==> flow/design.v <==
`timescale 1ns / 1ps
module bcdSubDigit(
    input  [3:0] a,
    input  [3:0] b,
    input  borrowIn,
    output reg [3:0] result,
    output reg     borrowOut
);
    wire [4:0] tempSubBinary = a - b - (borrowIn ? 1'b1 : 1'b0); 
    always @(*) begin
        if (tempSubBinary[4] == 1) begin
            borrowOut = 1;
            result = tempSubBinary + 10; 
        end else begin
            borrowOut = 0;
            result = tempSubBinary[3:0];
        end
    end
endmodule
`timescale 1ns / 1ps
module buttonSyncPulse(
    input  clk,
    input  resetPulse,
    input  button,
    output buttonPulse
);
    parameter DEBOUNCE_CLKS = 240000;
    reg [$clog2(DEBOUNCE_CLKS)-1:0] debounceCounter; 
    reg debouncedButton; 
    always @(posedge clk) begin
        if (~resetPulse) begin 
            debounceCounter <= 0;
            debouncedButton <= 1; 
        end else begin
            if (button != debouncedButton) begin
                if (debounceCounter == (DEBOUNCE_CLKS - 1)) begin
                    debouncedButton <= button; 
                    debounceCounter <= 0; 
                end else begin
                    debounceCounter <= debounceCounter + 1;
                end
            end else begin
                debounceCounter <= 0;
            end
        end
    end
    reg debouncedButtonSync1;
    reg debouncedButtonSync2; 
    always @(posedge clk) begin
        if (~resetPulse) begin 
            debouncedButtonSync1 <= 1;
            debouncedButtonSync2 <= 1;
        end else begin
            debouncedButtonSync1 <= debouncedButton;       
            debouncedButtonSync2 <= debouncedButtonSync1; 
        end
    end
    reg debouncedButtonSync2Delayed; 
    always @(posedge clk) begin
        if (~resetPulse) begin 
            debouncedButtonSync2Delayed <= 1;
        end else begin
            debouncedButtonSync2Delayed <= debouncedButtonSync2; 
        end
    end
    assign buttonPulse = !debouncedButtonSync2 && debouncedButtonSync2Delayed;
endmodule
`timescale 1ns / 1ps
module systemResetHandler(
    input  clk,
    input  reset,
    output resetPulse
);
    parameter DEBOUNCE_CLKS = 240000;
    reg [$clog2(DEBOUNCE_CLKS)-1:0] debounceCounter;
    reg debouncedReset;
    always @(posedge clk) begin 
        if (reset != debouncedReset) begin
            if (debounceCounter == (DEBOUNCE_CLKS - 1)) begin
                debouncedReset <= reset;
                debounceCounter <= 0;
            end else begin
                debounceCounter <= debounceCounter + 1;
            end
        end else begin
            debounceCounter <= 0;
        end
    end
    assign resetPulse = ~debouncedReset; 
endmodule
`timescale 1ns / 1ps
module SevenSegmentALU(
    input clk, 
    input reset,
    input onesBtn, 
    input tensBtn, 
    input hundredsBtn, 
    input sign, 
    input enter, 
    output [6:0] seg,
    output [3:0] anode 
);
    parameter DEBOUNCE_CLKS = 1000;
    wire resetPulse;
    systemResetHandler #(.DEBOUNCE_CLKS(DEBOUNCE_CLKS)) resetHandlerInstance (
        .clk(clk),
        .reset(reset),
        .resetPulse(resetPulse)
    );
    wire onesBtnPulse;
    buttonSyncPulse #(.DEBOUNCE_CLKS(DEBOUNCE_CLKS)) onesBtnGen (
        .clk(clk),
        .resetPulse(resetPulse), 
        .button(onesBtn),
        .buttonPulse(onesBtnPulse)
    );
    wire tensBtnPulse;
    buttonSyncPulse #(.DEBOUNCE_CLKS(DEBOUNCE_CLKS)) tensBtnGen (
        .clk(clk),
        .resetPulse(resetPulse), 
        .button(tensBtn),
        .buttonPulse(tensBtnPulse)
    );
    wire hundredsBtnPulse;
    buttonSyncPulse #(.DEBOUNCE_CLKS(DEBOUNCE_CLKS)) hundredsBtnGen (
        .clk(clk),
        .resetPulse(resetPulse), 
        .button(hundredsBtn),
        .buttonPulse(hundredsBtnPulse)
    );
    wire signPulse;
    buttonSyncPulse #(.DEBOUNCE_CLKS(DEBOUNCE_CLKS)) signBtnGen (
        .clk(clk),
        .resetPulse(resetPulse), 
        .button(sign),
        .buttonPulse(signPulse)
    );
    wire enterPulse;
    buttonSyncPulse #(.DEBOUNCE_CLKS(DEBOUNCE_CLKS)) enterBtnGen (
        .clk(clk),
        .resetPulse(resetPulse), 
        .button(enter),
        .buttonPulse(enterPulse)
    );
    reg [3:0] bcdOnes;
    reg [3:0] bcdTens;
    reg [3:0] bcdHundreds;
    reg [3:0] bcdThousands;
    wire numberOn; 
    wire finished; 
    reg [15:0] firstNumber;
    reg [15:0] secondNumber;
    reg [15:0] sum;
    reg [16:0] carry;
    reg [2:0] state;
    localparam STATE_INPUT_1        = 3'd0;
    localparam STATE_WAIT_1         = 3'd1;
    localparam STATE_INPUT_2        = 3'd2;
    localparam STATE_WAIT_2         = 3'd3;
    localparam STATE_CALC           = 3'd4;
    localparam STATE_UPDATE_DISPLAY = 3'd5;
    localparam STATE_DONE           = 3'd6;
    assign numberOn = (state == STATE_INPUT_2);
    assign finished = (state == STATE_DONE);
    wire [3:0] firstNumberThousandsVal  = firstNumber[15:12];
    wire [3:0] firstNumberHundredsVal = firstNumber[11:8];
    wire [3:0] firstNumberTensVal     = firstNumber[7:4];
    wire [3:0] firstNumberOnesVal     = firstNumber[3:0];
    wire [3:0] secondNumberThousandsVal = secondNumber[15:12];
    wire [3:0] secondNumberHundredsVal  = secondNumber[11:8];
    wire [3:0] secondNumberTensVal      = secondNumber[7:4];
    wire [3:0] secondNumberOnesVal      = secondNumber[3:0];
    reg [3:0] addResultOnes;
    reg [3:0] addResultTens;
    reg [3:0] addResultHundreds;
    reg carryOneAdd;
    reg carryTenAdd;
    reg carryHundredAdd;
    wire [15:0] sameSignCalculatedSum = {firstNumberThousandsVal, addResultHundreds, addResultTens, addResultOnes};
    always @(*) begin 
        if ((firstNumberOnesVal + secondNumberOnesVal) > 9) begin
            addResultOnes = firstNumberOnesVal + secondNumberOnesVal + 6;
            carryOneAdd = 1;
        end else begin
            addResultOnes = firstNumberOnesVal + secondNumberOnesVal;
            carryOneAdd = 0;
        end
        if ((firstNumberTensVal + secondNumberTensVal + carryOneAdd) > 9) begin
            addResultTens = firstNumberTensVal + secondNumberTensVal + carryOneAdd + 6;
            carryTenAdd = 1;
        end else begin
            addResultTens = firstNumberTensVal + secondNumberTensVal + carryOneAdd;
            carryTenAdd = 0;
        end
        if ((firstNumberHundredsVal + secondNumberHundredsVal + carryTenAdd) > 9) begin
            addResultHundreds = firstNumberHundredsVal + secondNumberHundredsVal + carryTenAdd + 6;
            carryHundredAdd = 1;
        end else begin
            addResultHundreds = firstNumberHundredsVal + secondNumberHundredsVal + carryTenAdd;
            carryHundredAdd = 0;
        end
    end
    wire isFirstMagnitudeGreater = (firstNumber[11:0] > secondNumber[11:0]);
    wire areMagnitudesEqual      = (firstNumber[11:0] == secondNumber[11:0]);
    wire [3:0] largerMagnitudeHundreds  = isFirstMagnitudeGreater ? firstNumberHundredsVal : secondNumberHundredsVal;
    wire [3:0] largerMagnitudeTens      = isFirstMagnitudeGreater ? firstNumberTensVal     : secondNumberTensVal;
    wire [3:0] largerMagnitudeOnes      = isFirstMagnitudeGreater ? firstNumberOnesVal     : secondNumberOnesVal;
    wire [3:0] smallerMagnitudeHundreds = isFirstMagnitudeGreater ? secondNumberHundredsVal : firstNumberHundredsVal;
    wire [3:0] smallerMagnitudeTens     = isFirstMagnitudeGreater ? secondNumberTensVal     : firstNumberTensVal;
    wire [3:0] smallerMagnitudeOnes     = isFirstMagnitudeGreater ? secondNumberOnesVal     : firstNumberOnesVal;
    wire [3:0] resultMagnitudeHundreds, resultMagnitudeTens, resultMagnitudeOnes;
    wire borrowOutOnes, borrowOutTens, borrowOutHundreds;
    bcdSubDigit subOnesInstance (
        .a(largerMagnitudeOnes),
        .b(smallerMagnitudeOnes),
        .borrowIn(1'b0),
        .result(resultMagnitudeOnes),
        .borrowOut(borrowOutOnes)
    );
    bcdSubDigit subTensInstance (
        .a(largerMagnitudeTens),
        .b(smallerMagnitudeTens),
        .borrowIn(borrowOutOnes),
        .result(resultMagnitudeTens),
        .borrowOut(borrowOutTens)
    );
    bcdSubDigit subHundredsInstance (
        .a(largerMagnitudeHundreds),
        .b(smallerMagnitudeHundreds),
        .borrowIn(borrowOutTens),
        .result(resultMagnitudeHundreds),
        .borrowOut(borrowOutHundreds)
    );
    wire [3:0] finalSumSign = areMagnitudesEqual ? 15 : (isFirstMagnitudeGreater ? firstNumberThousandsVal : secondNumberThousandsVal);
    wire [15:0] differentSignCalculatedSum = {finalSumSign, resultMagnitudeHundreds, resultMagnitudeTens, resultMagnitudeOnes};
    always @(posedge clk) begin
        if (~resetPulse) begin
            bcdOnes <= 0;
            bcdTens <= 0;
            bcdHundreds <= 0;
            bcdThousands <= 15;
            firstNumber <= 0;
            secondNumber <= 0;
            sum <= 0;
            carry <= 0;
            state <= STATE_INPUT_1;
        end else begin
            case (state)
                STATE_INPUT_1: begin
                    if (enterPulse) begin
                        firstNumber <= {bcdThousands, bcdHundreds, bcdTens, bcdOnes};
                        state <= STATE_WAIT_1;
                    end else begin
                        if (onesBtnPulse) begin
                            if (bcdOnes == 9) begin
                                bcdOnes <= 0;
                            end else begin
                                bcdOnes <= bcdOnes + 1;
                            end
                        end
                        if (tensBtnPulse) begin
                            if (bcdTens == 9) begin
                                bcdTens <= 0;
                            end else begin
                                bcdTens <= bcdTens + 1;
                            end
                        end
                        if (hundredsBtnPulse) begin
                            if (bcdHundreds == 9) begin
                                bcdHundreds <= 0;
                            end else begin
                                bcdHundreds <= bcdHundreds + 1;
                            end
                        end
                        if (signPulse) begin
                            case(bcdThousands)
                                15: bcdThousands <= 14;
                                14: bcdThousands <= 15;
                                default: bcdThousands <= 15;
                            endcase
                        end
                    end
                end
                STATE_WAIT_1: begin
                    if (~enter) begin
                        bcdOnes <= 0;
                        bcdTens <= 0;
                        bcdHundreds <= 0;
                        bcdThousands <= 15;
                        state <= STATE_INPUT_2;
                    end
                end
                STATE_INPUT_2: begin
                    if (enterPulse) begin
                        secondNumber <= {bcdThousands, bcdHundreds, bcdTens, bcdOnes};
                        state <= STATE_WAIT_2;
                    end else begin
                        if (onesBtnPulse) begin
                            if (bcdOnes == 9) begin
                                bcdOnes <= 0;
                            end else begin
                                bcdOnes <= bcdOnes + 1;
                            end
                        end
                        if (tensBtnPulse) begin
                            if (bcdTens == 9) begin
                                bcdTens <= 0;
                            end else begin
                                bcdTens <= bcdTens + 1;
                            end
                        end
                        if (hundredsBtnPulse) begin
                            if (bcdHundreds == 9) begin
                                bcdHundreds <= 0;
                            end else begin
                                bcdHundreds <= bcdHundreds + 1;
                            end
                        end
                        if (signPulse) begin
                            case(bcdThousands)
                                15: bcdThousands <= 14;
                                14: bcdThousands <= 15;
                                default: bcdThousands <= 15;
                            endcase
                        end
                    end
                end
                STATE_WAIT_2: begin
                    if (~enter) begin
                        state <= STATE_CALC;
                    end
                end
                STATE_CALC: begin
                    if (firstNumberThousandsVal == secondNumberThousandsVal) begin
                        sum <= sameSignCalculatedSum;
                        carry[16] <= carryHundredAdd;
                    end else begin 
                        sum <= differentSignCalculatedSum;
                        carry <= 0;
                    end
                    state <= STATE_UPDATE_DISPLAY;
                end
                STATE_UPDATE_DISPLAY: begin
                    bcdOnes <= sum[3:0];
                    bcdTens <= sum[7:4];
                    bcdHundreds <= sum[11:8];
                    bcdThousands <= sum[15:12];
                    state <= STATE_DONE;
                end
                STATE_DONE: begin
                end
            endcase
        end
    end
    parameter MUX_COUNT_MAX = 3000;
    reg [11:0] muxClkCounter;
    reg muxPulse;
    reg [1:0] digitSelector;
    reg [3:0] currentDisplayBcd;
    reg [3:0] anodeOutputReg;
    assign anode = anodeOutputReg;
    always @(posedge clk) begin
        if (~resetPulse) begin
            muxClkCounter <= 0;
            muxPulse <= 0;
            digitSelector <= 0;
            anodeOutputReg <= 4'b1111;
            currentDisplayBcd <= 0;
        end else begin
            if (muxClkCounter == MUX_COUNT_MAX - 1) begin
                muxClkCounter <= 0;
                muxPulse <= 1;
                digitSelector <= digitSelector + 1;
            end else begin
                muxClkCounter <= muxClkCounter + 1;
                muxPulse <= 0;
            end
            if (muxPulse) begin
                case (digitSelector)
                    2'd0: begin
                        anodeOutputReg <= 4'b1110;
                        currentDisplayBcd <= bcdOnes;
                    end
                    2'd1: begin
                        anodeOutputReg <= 4'b1101;
                        currentDisplayBcd <= bcdTens;
                    end
                    2'd2: begin
                        anodeOutputReg <= 4'b1011;
                        currentDisplayBcd <= bcdHundreds;
                    end
                    2'd3: begin
                        anodeOutputReg <= 4'b0111;
                        currentDisplayBcd <= bcdThousands;
                    end
                endcase
            end
        end
    end
    reg [6:0] segOutReg;
    assign seg = segOutReg;
    always @(*) begin
        case(currentDisplayBcd)
            4'b0000: segOutReg = 7'b0111111;
            4'b0001: segOutReg = 7'b0000110;
            4'b0010: segOutReg = 7'b1011011;
            4'b0011: segOutReg = 7'b1001111;
            4'b0100: segOutReg = 7'b1100110;
            4'b0101: segOutReg = 7'b1101101;
            4'b0110: segOutReg = 7'b1111101;
            4'b0111: segOutReg = 7'b0000111;
            4'b1000: segOutReg = 7'b1111111;
            4'b1001: segOutReg = 7'b1101111;
            4'b1110: segOutReg = 7'b1000000;
            4'b1111: segOutReg = 7'b0000000;
            default: segOutReg = 7'b0000000;
        endcase
    end
endmodule
# Step by step through the tools: SevenSegmentALU
# Each step is given for the RTL above and for the edited RTL.
# "before" refers to lines of the RTL above, "after" to lines of the edited file.
# "delta": "after" minus "before" as printed here. "rel_change_pct": 100 x difference / "before".
# Cell names lack the library's common part.
inputs:
  top_module: "SevenSegmentALU"
  clk_port: "clk"
  cell_library: "sky130hd"
  pvt_corner: "tt_025C_1v80"

# The edit
# Unified diff, file above to edited file.
# The edit is scripted, without regard to the design's behaviour, which it may alter; it was not made to optimise anything.
# begin of diff
@@ -180,5 +180,5 @@
     always @(*) begin 
         if ((firstNumberOnesVal + secondNumberOnesVal) > 9) begin
-            addResultOnes = firstNumberOnesVal + secondNumberOnesVal + 6;
+            addResultOnes = firstNumberOnesVal + secondNumberOnesVal ^ 6;
             carryOneAdd = 1;
         end else begin
# end of diff

# Word-level counts
# Source: Yosys, flattened and elaborated, memories not mapped. Widths are those after wreduce. Print and check cells do not count.
# Yosys's memory passes give these memory sizes; they may raise the number of words (mostly to a power of two), join words into wider ones and drop unused or constant bits.
classes:
  columns: ["item", "before", "after", "delta", "rel_change_pct"]
  rows:
  - ["addsub", 32, 31, -1, -3.12]
  - ["mul", 0, 0, 0, null]
  - ["n_div", 0, 0, 0, null]
  - ["cmp", 4, 4, 0, 0.00]
  - ["eq_ne", 36, 36, 0, 0.00]
  - ["shift", 0, 0, 0, null]
  - ["mux", 49, 49, 0, 0.00]
  - ["bitwise", 6, 7, 1, 16.67]
  - ["n_reduce_logical", 35, 35, 0, 0.00]
op_table:
  columns: ["operator", "before", "after", "delta", "rel_change_pct"]
  rows:
  - ["adder 4 x 3 -> 4 bit (second input constant)", 3, 2, -1, -33.33]
  - ["greater-than comparator 5 x 4 -> 1 bit (second input constant)", 1, 0, -1, -100.00]
  - ["greater-than comparator 32 x 4 -> 1 bit (second input constant)", 0, 1, 1, null]
  - ["inverter 2 bit", 0, 1, 1, null]
# Unchanged operator kinds not shown: 45.
word_totals:
  columns: ["item", "before", "after", "delta", "rel_change_pct"]
  rows:
  - ["reg_bits", 171, 171, 0, 0.00]
  - ["latch_bits", 0, 0, 0, null]
  - ["ramBits", 0, 0, 0, null]
  - ["mem_bits_ro", 112, 112, 0, 0.00]
  - ["clocked_rd_ports_x_width", 7, 7, 0, 0.00]
  - ["n_memories", 1, 1, 0, 0.00]
  - ["in_bits", 7, 7, 0, 0.00]
  - ["out_inout_bits", 11, 11, 0, 0.00]
  - ["word_cells", 203, 203, 0, 0.00]
mem_list:
  columns: ["item", "before", "after"]
  rows:
  - ["memory_list", "16 x 7 bit 1R0W", "16 x 7 bit 1R0W"]

# Depth
# Yosys ltp: most cells in a row. Word level: on the elaborated netlist, between registers, memories and ports. Mapped: between sequential cells and ports; inverters and the memories' decode and read muxes count.
logic_depth:
  columns: ["item", "before", "after", "delta", "rel_change_pct"]
  rows:
  - ["word_depth", 12, 12, 0, 0.00]
  - ["ABC_AREA", "0", "0", null, null]
  - ["depth_mapped", 26, 27, 1, 3.85]
  - ["depth_no_buf", 25, 26, 1, 4.00]

# Synthesis result
# Yosys stat after the flow's synthesis: flattened, memories mapped to cells. It holds for the ABC_AREA given above (unset counts as 0); a run with the other value may have another netlist.
types:
  columns: ["type", "before", "after", "delta", "rel_change_pct"]
  rows:
  - ["nor2_1", 136, 145, 9, 6.62]
  - ["nand2b_1", 35, 27, -8, -22.86]
  - ["o21ai_0", 43, 36, -7, -16.28]
  - ["nand2_1", 126, 120, -6, -4.76]
  - ["nand3_1", 26, 31, 5, 19.23]
  - ["o211ai_1", 6, 2, -4, -66.67]
  - ["a21oi_1", 79, 82, 3, 3.80]
  - ["xor2_1", 28, 31, 3, 10.71]
  - ["and3_1", 15, 18, 3, 20.00]
  - ["nand4_1", 14, 11, -3, -21.43]
  - ["nor3_1", 11, 8, -3, -27.27]
  - ["o21bai_1", 5, 8, 3, 60.00]
  - ["a21o_1", 3, 6, 3, 100.00]
  - ["ha_1", 57, 55, -2, -3.51]
  - ["or2_2", 18, 20, 2, 11.11]
  - ["mux2i_1", 16, 18, 2, 12.50]
  - ["a211oi_1", 12, 14, 2, 16.67]
  - ["or3_1", 9, 7, -2, -22.22]
# Unchanged cell types not shown: 19.
# The list need not be complete.
synth_totals:
  columns: ["item", "before", "after", "delta", "rel_change_pct"]
  rows:
  - ["stdcells", 1060, 1048, -12, -1.13]
  - ["yosys_area_mm2", 0.00912, 0.0090024, -0.0001176, -1.29]
  - ["seq_area_mm2", 0.0036335, 0.0036335, 0.0000000, 0.00]
  - ["ffs", 181, 181, 0, 0.00]
  - ["buf_cells", 35, 36, 1, 2.86]
# By module: a second synthesis without flattening, with its own total; a netlist apart from the flattened one above.
unflattened:
  columns: ["item", "before", "after", "delta", "rel_change_pct"]
  rows:
  - ["hier_cells", 1198, 1183, -15, -1.25]
  - ["area_unflattened_mm2", 0.0101635, 0.0102023, 0.0000388, 0.38]
# Rows give one instance, submodules left out.
modules_before:
  columns: ["module", "instances", "cells", "area_mm2", "mod_seq_area_mm2"]
  rows:
  - ["SevenSegmentALU", 1, 717, 0.0056717, 0.0020019]
  - ["buttonSyncPulse (DEBOUNCE_CLKS=1000)", 5, 65, 0.0006281, 0.0002803]
  - ["bcdSubDigit", 3, 33, 0.0002803, 0]
  - ["systemResetHandler (DEBOUNCE_CLKS=1000)", 1, 57, 0.0005105, 0.0002302]
modules_after:
  columns: ["module", "instances", "cells", "area_mm2", "mod_seq_area_mm2"]
  rows:
  - ["SevenSegmentALU", 1, 702, 0.0057105, 0.0020019]
  - ["buttonSyncPulse (DEBOUNCE_CLKS=1000)", 5, 65, 0.0006281, 0.0002803]
  - ["bcdSubDigit", 3, 33, 0.0002803, 0]
  - ["systemResetHandler (DEBOUNCE_CLKS=1000)", 1, 57, 0.0005105, 0.0002302]

# Worst setup path after synthesis
# OpenSTA on the mapped netlist: ideal clock, no wires. The path of least setup slack (recovery checks aside). Input and output delay are each 20% of the period. Register names are those of the netlist, which keeps one name where synthesis merged equal registers.
synth_path:
  columns: ["item", "before", "after", "delta", "rel_change_pct"]
  rows:
  - ["path_kind", "register to register", "register to register", null, null]
  - ["startpoint", "register secondNumber[1]", "register secondNumber[1]", null, null]
  - ["endpoint", "register sum[11]", "register sum[11]", null, null]
  - ["tclk_ns", 10.0, 10.0, 0.0, 0.00]
  - ["setup_time_ns", 0.118, 0.086, -0.032, null]
  - ["t_first_pin_ns", 0.000, 0.000, 0.000, null]
  - ["arrival_ns", 5.242, 5.421, 0.179, 3.41]
  - ["required_time_ns", 9.882, 9.914, 0.032, 0.32]
  - ["setup_slack_ns", 4.640, 4.493, -0.147, null]
  - ["delay_ns", 5.360, 5.507, 0.147, 2.74]
  - ["stages", 26, 27, 1, 3.85]
  - ["path_buffers", 0, 0, 0, null]
  - ["synth_period_reached_ns", 5.36, 5.507, 0.147, 2.74]
# "delay_ns" is the arrival time less input delay plus setup time.
# "stages": output pins that drive a net of the path, with the launching flip-flop's if there is one; two outputs of one cell count as two.
# "synth_period_reached_ns" is the clock period less the worst setup slack; recovery checks do not enter. This is arithmetic on one report: input and output delays are still those of the set period (20% each).
# Between the ends stands the longest chain of elaborated cells between them, by number of cells; it is not shown to be the way that was timed. Of several equally long chains one is given.
# A line is the first line of the expression or statement that the cell stems from. Yosys adds cells for indexed reads and writes and turns some case tables into memories.
# A register here has more assigning lines than the two given.
synth_between_before:
  cell_sequence: "dfxtp_1 > inv_1 > ha_1 > nor2b_1 > o211ai_1 > a211o_1 > a31oi_4 > mux2i_1 > ha_1 > a211oi_2 > o31a_4 > fa_1 > inv_1 > fa_1 > nand2b_1 > a21oi_1 > xnor2_2 > fa_1 > inv_1 > fa_1 > nand2b_1 > a21oi_1 > xnor2_2 > or3_1 > mux2i_1 > o21ai_1"
  elab_chain_cells: 12
  cells_between: 30
  cone_classes: "add/sub: 11; compare: 4; mux: 15"
synth_rtl_before:
  columns: ["item", "line_no", "rtl"]
  rows:
  - ["from (decl)", 152, "reg [15:0] secondNumber;"]
  - ["from (assign)", 243, "secondNumber <= 0;"]
  - ["from (assign)", 295, "secondNumber <= {bcdThousands, bcdHundreds, bcdTens, bcdOnes};"]
  - ["greater-than comparator 12 bit", 203, "wire isFirstMagnitudeGreater = (firstNumber[11:0] > secondNumber[11:0]);"]
  - ["two-way mux 4 bit", 207, "wire [3:0] largerMagnitudeOnes      = isFirstMagnitudeGreater ? firstNumberOnesVal     : secondNumberOnesVal;"]
  - ["subtractor 4 x 4 -> 5 bit", 9, "wire [4:0] tempSubBinary = a - b - (borrowIn ? 1'b1 : 1'b0);"]
  - ["two-way mux 1 bit", 11, "if (tempSubBinary[4] == 1) begin"]
  - ["two-way mux 1 bit", 9, null]
  - ["subtractor 5 x 1 -> 5 bit", 9, null]
  - ["two-way mux 1 bit", 11, null]
  - ["two-way mux 1 bit", 9, null]
  - ["subtractor 5 x 1 -> 5 bit", 9, null]
  - ["adder 4 bit", 13, "result = tempSubBinary + 10;"]
  - ["two-way mux 4 bit", 11, null]
  - ["two-way mux 16 bit", 334, "if (firstNumberThousandsVal == secondNumberThousandsVal) begin"]
  - ["to (assign)", 335, "sum <= sameSignCalculatedSum;"]
  - ["to (assign)", 338, "sum <= differentSignCalculatedSum;"]
  - ["to (decl)", 153, "reg [15:0] sum;"]
synth_between_after:
  cell_sequence: "dfxtp_1 > inv_1 > ha_1 > nor2b_1 > o21bai_1 > a211oi_2 > o31ai_4 > mux2i_1 > ha_1 > a221oi_4 > o211ai_1 > inv_1 > fa_1 > inv_1 > fa_1 > nand2b_1 > a21oi_1 > xnor2_2 > fa_1 > inv_1 > fa_1 > nand2b_1 > a21oi_1 > xnor2_2 > and2b_1 > xnor2_1 > a211oi_1"
  elab_chain_cells: 12
  cells_between: 30
  cone_classes: "add/sub: 11; compare: 4; mux: 15"
synth_rtl_after:
  columns: ["item", "line_no", "rtl"]
  rows:
  - ["from (decl)", 152, "reg [15:0] secondNumber;"]
  - ["from (assign)", 243, "secondNumber <= 0;"]
  - ["from (assign)", 295, "secondNumber <= {bcdThousands, bcdHundreds, bcdTens, bcdOnes};"]
  - ["greater-than comparator 12 bit", 203, "wire isFirstMagnitudeGreater = (firstNumber[11:0] > secondNumber[11:0]);"]
  - ["two-way mux 4 bit", 207, "wire [3:0] largerMagnitudeOnes      = isFirstMagnitudeGreater ? firstNumberOnesVal     : secondNumberOnesVal;"]
  - ["subtractor 4 x 4 -> 5 bit", 9, "wire [4:0] tempSubBinary = a - b - (borrowIn ? 1'b1 : 1'b0);"]
  - ["two-way mux 1 bit", 11, "if (tempSubBinary[4] == 1) begin"]
  - ["two-way mux 1 bit", 9, null]
  - ["subtractor 5 x 1 -> 5 bit", 9, null]
  - ["two-way mux 1 bit", 11, null]
  - ["two-way mux 1 bit", 9, null]
  - ["subtractor 5 x 1 -> 5 bit", 9, null]
  - ["adder 4 bit", 13, "result = tempSubBinary + 10;"]
  - ["two-way mux 4 bit", 11, null]
  - ["two-way mux 16 bit", 334, "if (firstNumberThousandsVal == secondNumberThousandsVal) begin"]
  - ["to (assign)", 335, "sum <= sameSignCalculatedSum;"]
  - ["to (assign)", 338, "sum <= differentSignCalculatedSum;"]
  - ["to (decl)", 153, "reg [15:0] sum;"]

# Path in the finished layout
# Path of least setup slack in the final report of each run of pair A (OpenROAD, finished layout, wires in). Where an end is a register, its clock arrival counts in the times.
layout_path:
  columns: ["item", "before", "after", "delta", "rel_change_pct"]
  rows:
  - ["path_kind", "register to register", "register to register", null, null]
  - ["startpoint", "register secondNumber[10]", "register secondNumber[10]", null, null]
  - ["endpoint", "register sum[11]", "register sum[11]", null, null]
  - ["tclk_ns", 6.23, 6.23, 0.00, 0.00]
  - ["setup_time_ns", 0.10, 0.08, -0.02, null]
  - ["t_first_pin_ns", 0.43, 0.44, 0.01, 2.33]
  - ["arrival_ns", 6.05, 6.16, 0.11, 1.82]
  - ["required_time_ns", 6.55, 6.59, 0.04, 0.61]
  - ["setup_slack_ns", 0.50, 0.43, -0.07, null]
  - ["stages", 25, 26, 1, 4.00]
  - ["path_buffers", 0, 0, 0, null]
# Between the ends stands the longest chain of elaborated cells between them, by number of cells; it is not shown to be the way that was timed. Of several equally long chains one is given.
# A register here has more assigning lines than the two given.
layout_between_before:
  cell_sequence: "dfxtp_1 > inv_1 > ha_1 > nand4_4 > a211o_1 > a31oi_4 > mux2i_1 > ha_1 > a211oi_2 > o31a_4 > fa_1 > inv_1 > fa_1 > nand2b_1 > a21oi_1 > xnor2_2 > fa_1 > inv_1 > fa_1 > nand2b_1 > a21oi_1 > xnor2_2 > or3_1 > mux2i_1 > o21ai_1"
  elab_chain_cells: 12
  cells_between: 26
  cone_classes: "add/sub: 11; compare: 2; mux: 13"
layout_rtl_before:
  columns: ["item", "line_no", "rtl"]
  rows:
  - ["from (decl)", 152, "reg [15:0] secondNumber;"]
  - ["from (assign)", 243, "secondNumber <= 0;"]
  - ["from (assign)", 295, "secondNumber <= {bcdThousands, bcdHundreds, bcdTens, bcdOnes};"]
  - ["greater-than comparator 12 bit", 203, "wire isFirstMagnitudeGreater = (firstNumber[11:0] > secondNumber[11:0]);"]
  - ["two-way mux 4 bit", 207, "wire [3:0] largerMagnitudeOnes      = isFirstMagnitudeGreater ? firstNumberOnesVal     : secondNumberOnesVal;"]
  - ["subtractor 4 x 4 -> 5 bit", 9, "wire [4:0] tempSubBinary = a - b - (borrowIn ? 1'b1 : 1'b0);"]
  - ["two-way mux 1 bit", 11, "if (tempSubBinary[4] == 1) begin"]
  - ["two-way mux 1 bit", 9, null]
  - ["subtractor 5 x 1 -> 5 bit", 9, null]
  - ["two-way mux 1 bit", 11, null]
  - ["two-way mux 1 bit", 9, null]
  - ["subtractor 5 x 1 -> 5 bit", 9, null]
  - ["adder 4 bit", 13, "result = tempSubBinary + 10;"]
  - ["two-way mux 4 bit", 11, null]
  - ["two-way mux 16 bit", 334, "if (firstNumberThousandsVal == secondNumberThousandsVal) begin"]
  - ["to (assign)", 335, "sum <= sameSignCalculatedSum;"]
  - ["to (assign)", 338, "sum <= differentSignCalculatedSum;"]
  - ["to (decl)", 153, "reg [15:0] sum;"]
layout_between_after:
  cell_sequence: "dfxtp_1 > inv_1 > ha_1 > nand4_4 > or4_4 > o31ai_4 > mux2i_1 > ha_1 > a221oi_4 > o211ai_1 > inv_1 > fa_1 > inv_1 > fa_1 > nand2b_1 > a21oi_1 > xnor2_2 > fa_1 > inv_1 > fa_1 > nand2b_1 > a21oi_1 > xnor2_2 > and2b_1 > xnor2_1 > a211oi_1"
  elab_chain_cells: 12
  cells_between: 26
  cone_classes: "add/sub: 11; compare: 2; mux: 13"
layout_rtl_after:
  columns: ["item", "line_no", "rtl"]
  rows:
  - ["from (decl)", 152, "reg [15:0] secondNumber;"]
  - ["from (assign)", 243, "secondNumber <= 0;"]
  - ["from (assign)", 295, "secondNumber <= {bcdThousands, bcdHundreds, bcdTens, bcdOnes};"]
  - ["greater-than comparator 12 bit", 203, "wire isFirstMagnitudeGreater = (firstNumber[11:0] > secondNumber[11:0]);"]
  - ["two-way mux 4 bit", 207, "wire [3:0] largerMagnitudeOnes      = isFirstMagnitudeGreater ? firstNumberOnesVal     : secondNumberOnesVal;"]
  - ["subtractor 4 x 4 -> 5 bit", 9, "wire [4:0] tempSubBinary = a - b - (borrowIn ? 1'b1 : 1'b0);"]
  - ["two-way mux 1 bit", 11, "if (tempSubBinary[4] == 1) begin"]
  - ["two-way mux 1 bit", 9, null]
  - ["subtractor 5 x 1 -> 5 bit", 9, null]
  - ["two-way mux 1 bit", 11, null]
  - ["two-way mux 1 bit", 9, null]
  - ["subtractor 5 x 1 -> 5 bit", 9, null]
  - ["adder 4 bit", 13, "result = tempSubBinary + 10;"]
  - ["two-way mux 4 bit", 11, null]
  - ["two-way mux 16 bit", 334, "if (firstNumberThousandsVal == secondNumberThousandsVal) begin"]
  - ["to (assign)", 335, "sum <= sameSignCalculatedSum;"]
  - ["to (assign)", 338, "sum <= differentSignCalculatedSum;"]
  - ["to (decl)", 153, "reg [15:0] sum;"]

# Flow runs
# Both versions went through the flow (Yosys, OpenROAD) with the same settings in each pair. Constraints: input delay and output delay 20% of the set period each, output load 0.01 pF.
flow_settings_pair_A:
  CORE_UTILIZATION: 40
  period_ns: 6.23
  CAP_MARGIN: 20
  CORE_MARGIN: 2
  SLEW_MARGIN: 20
measured_pair_A:
  columns: ["item", "before", "after", "delta", "rel_change_pct"]
  rows:
  - ["yosys_chip_area_mm2", 0.00912, 0.0090024, -0.0001176, -1.29]
  - ["design_die_area_mm2", 0.0240235, 0.0237222, -0.0003013, -1.25]
  - ["final_cell_area_mm2", 0.0101347, 0.0100359, -0.0000988, -0.97]
  - ["timing.setup.ws_ns", 0.505, 0.431, -0.074, null]
  - ["final_power_uw", 2286, 2274, -12, -0.52]
flow_settings_pair_B:
  CAP_MARGIN: 20
  CORE_ASPECT_RATIO: 0.59
  CORE_UTILIZATION: 65
  GPL_ROUTABILITY_DRIVEN: 0
  MAX_ROUTING_LAYER: "met4"
  MIN_ROUTING_LAYER: "met1"
  PLACE_DENSITY_LB_ADDON: 0.07
  SETUP_SLACK_MARGIN: 0.32
  TNS_END_PERCENT: 60
  period_ns: 4.99
  CORE_MARGIN: 2
  SLEW_MARGIN: 20
measured_pair_B:
  columns: ["item", "before", "after", "delta", "rel_change_pct"]
  rows:
  - ["yosys_chip_area_mm2", 0.00912, 0.0090024, -0.0001176, -1.29]
  - ["design_die_area_mm2", 0.0150276, 0.0148403, -0.0001873, -1.25]
  - ["final_cell_area_mm2", 0.0107416, 0.0104162, -0.0003254, -3.03]
  - ["timing.setup.ws_ns", -0.079, 0.028, 0.107, null]
  - ["final_power_uw", 2804, 2860, 56, 2.00]
# "final_power_uw": no workload was simulated; the value follows from the tool's default switching activity.
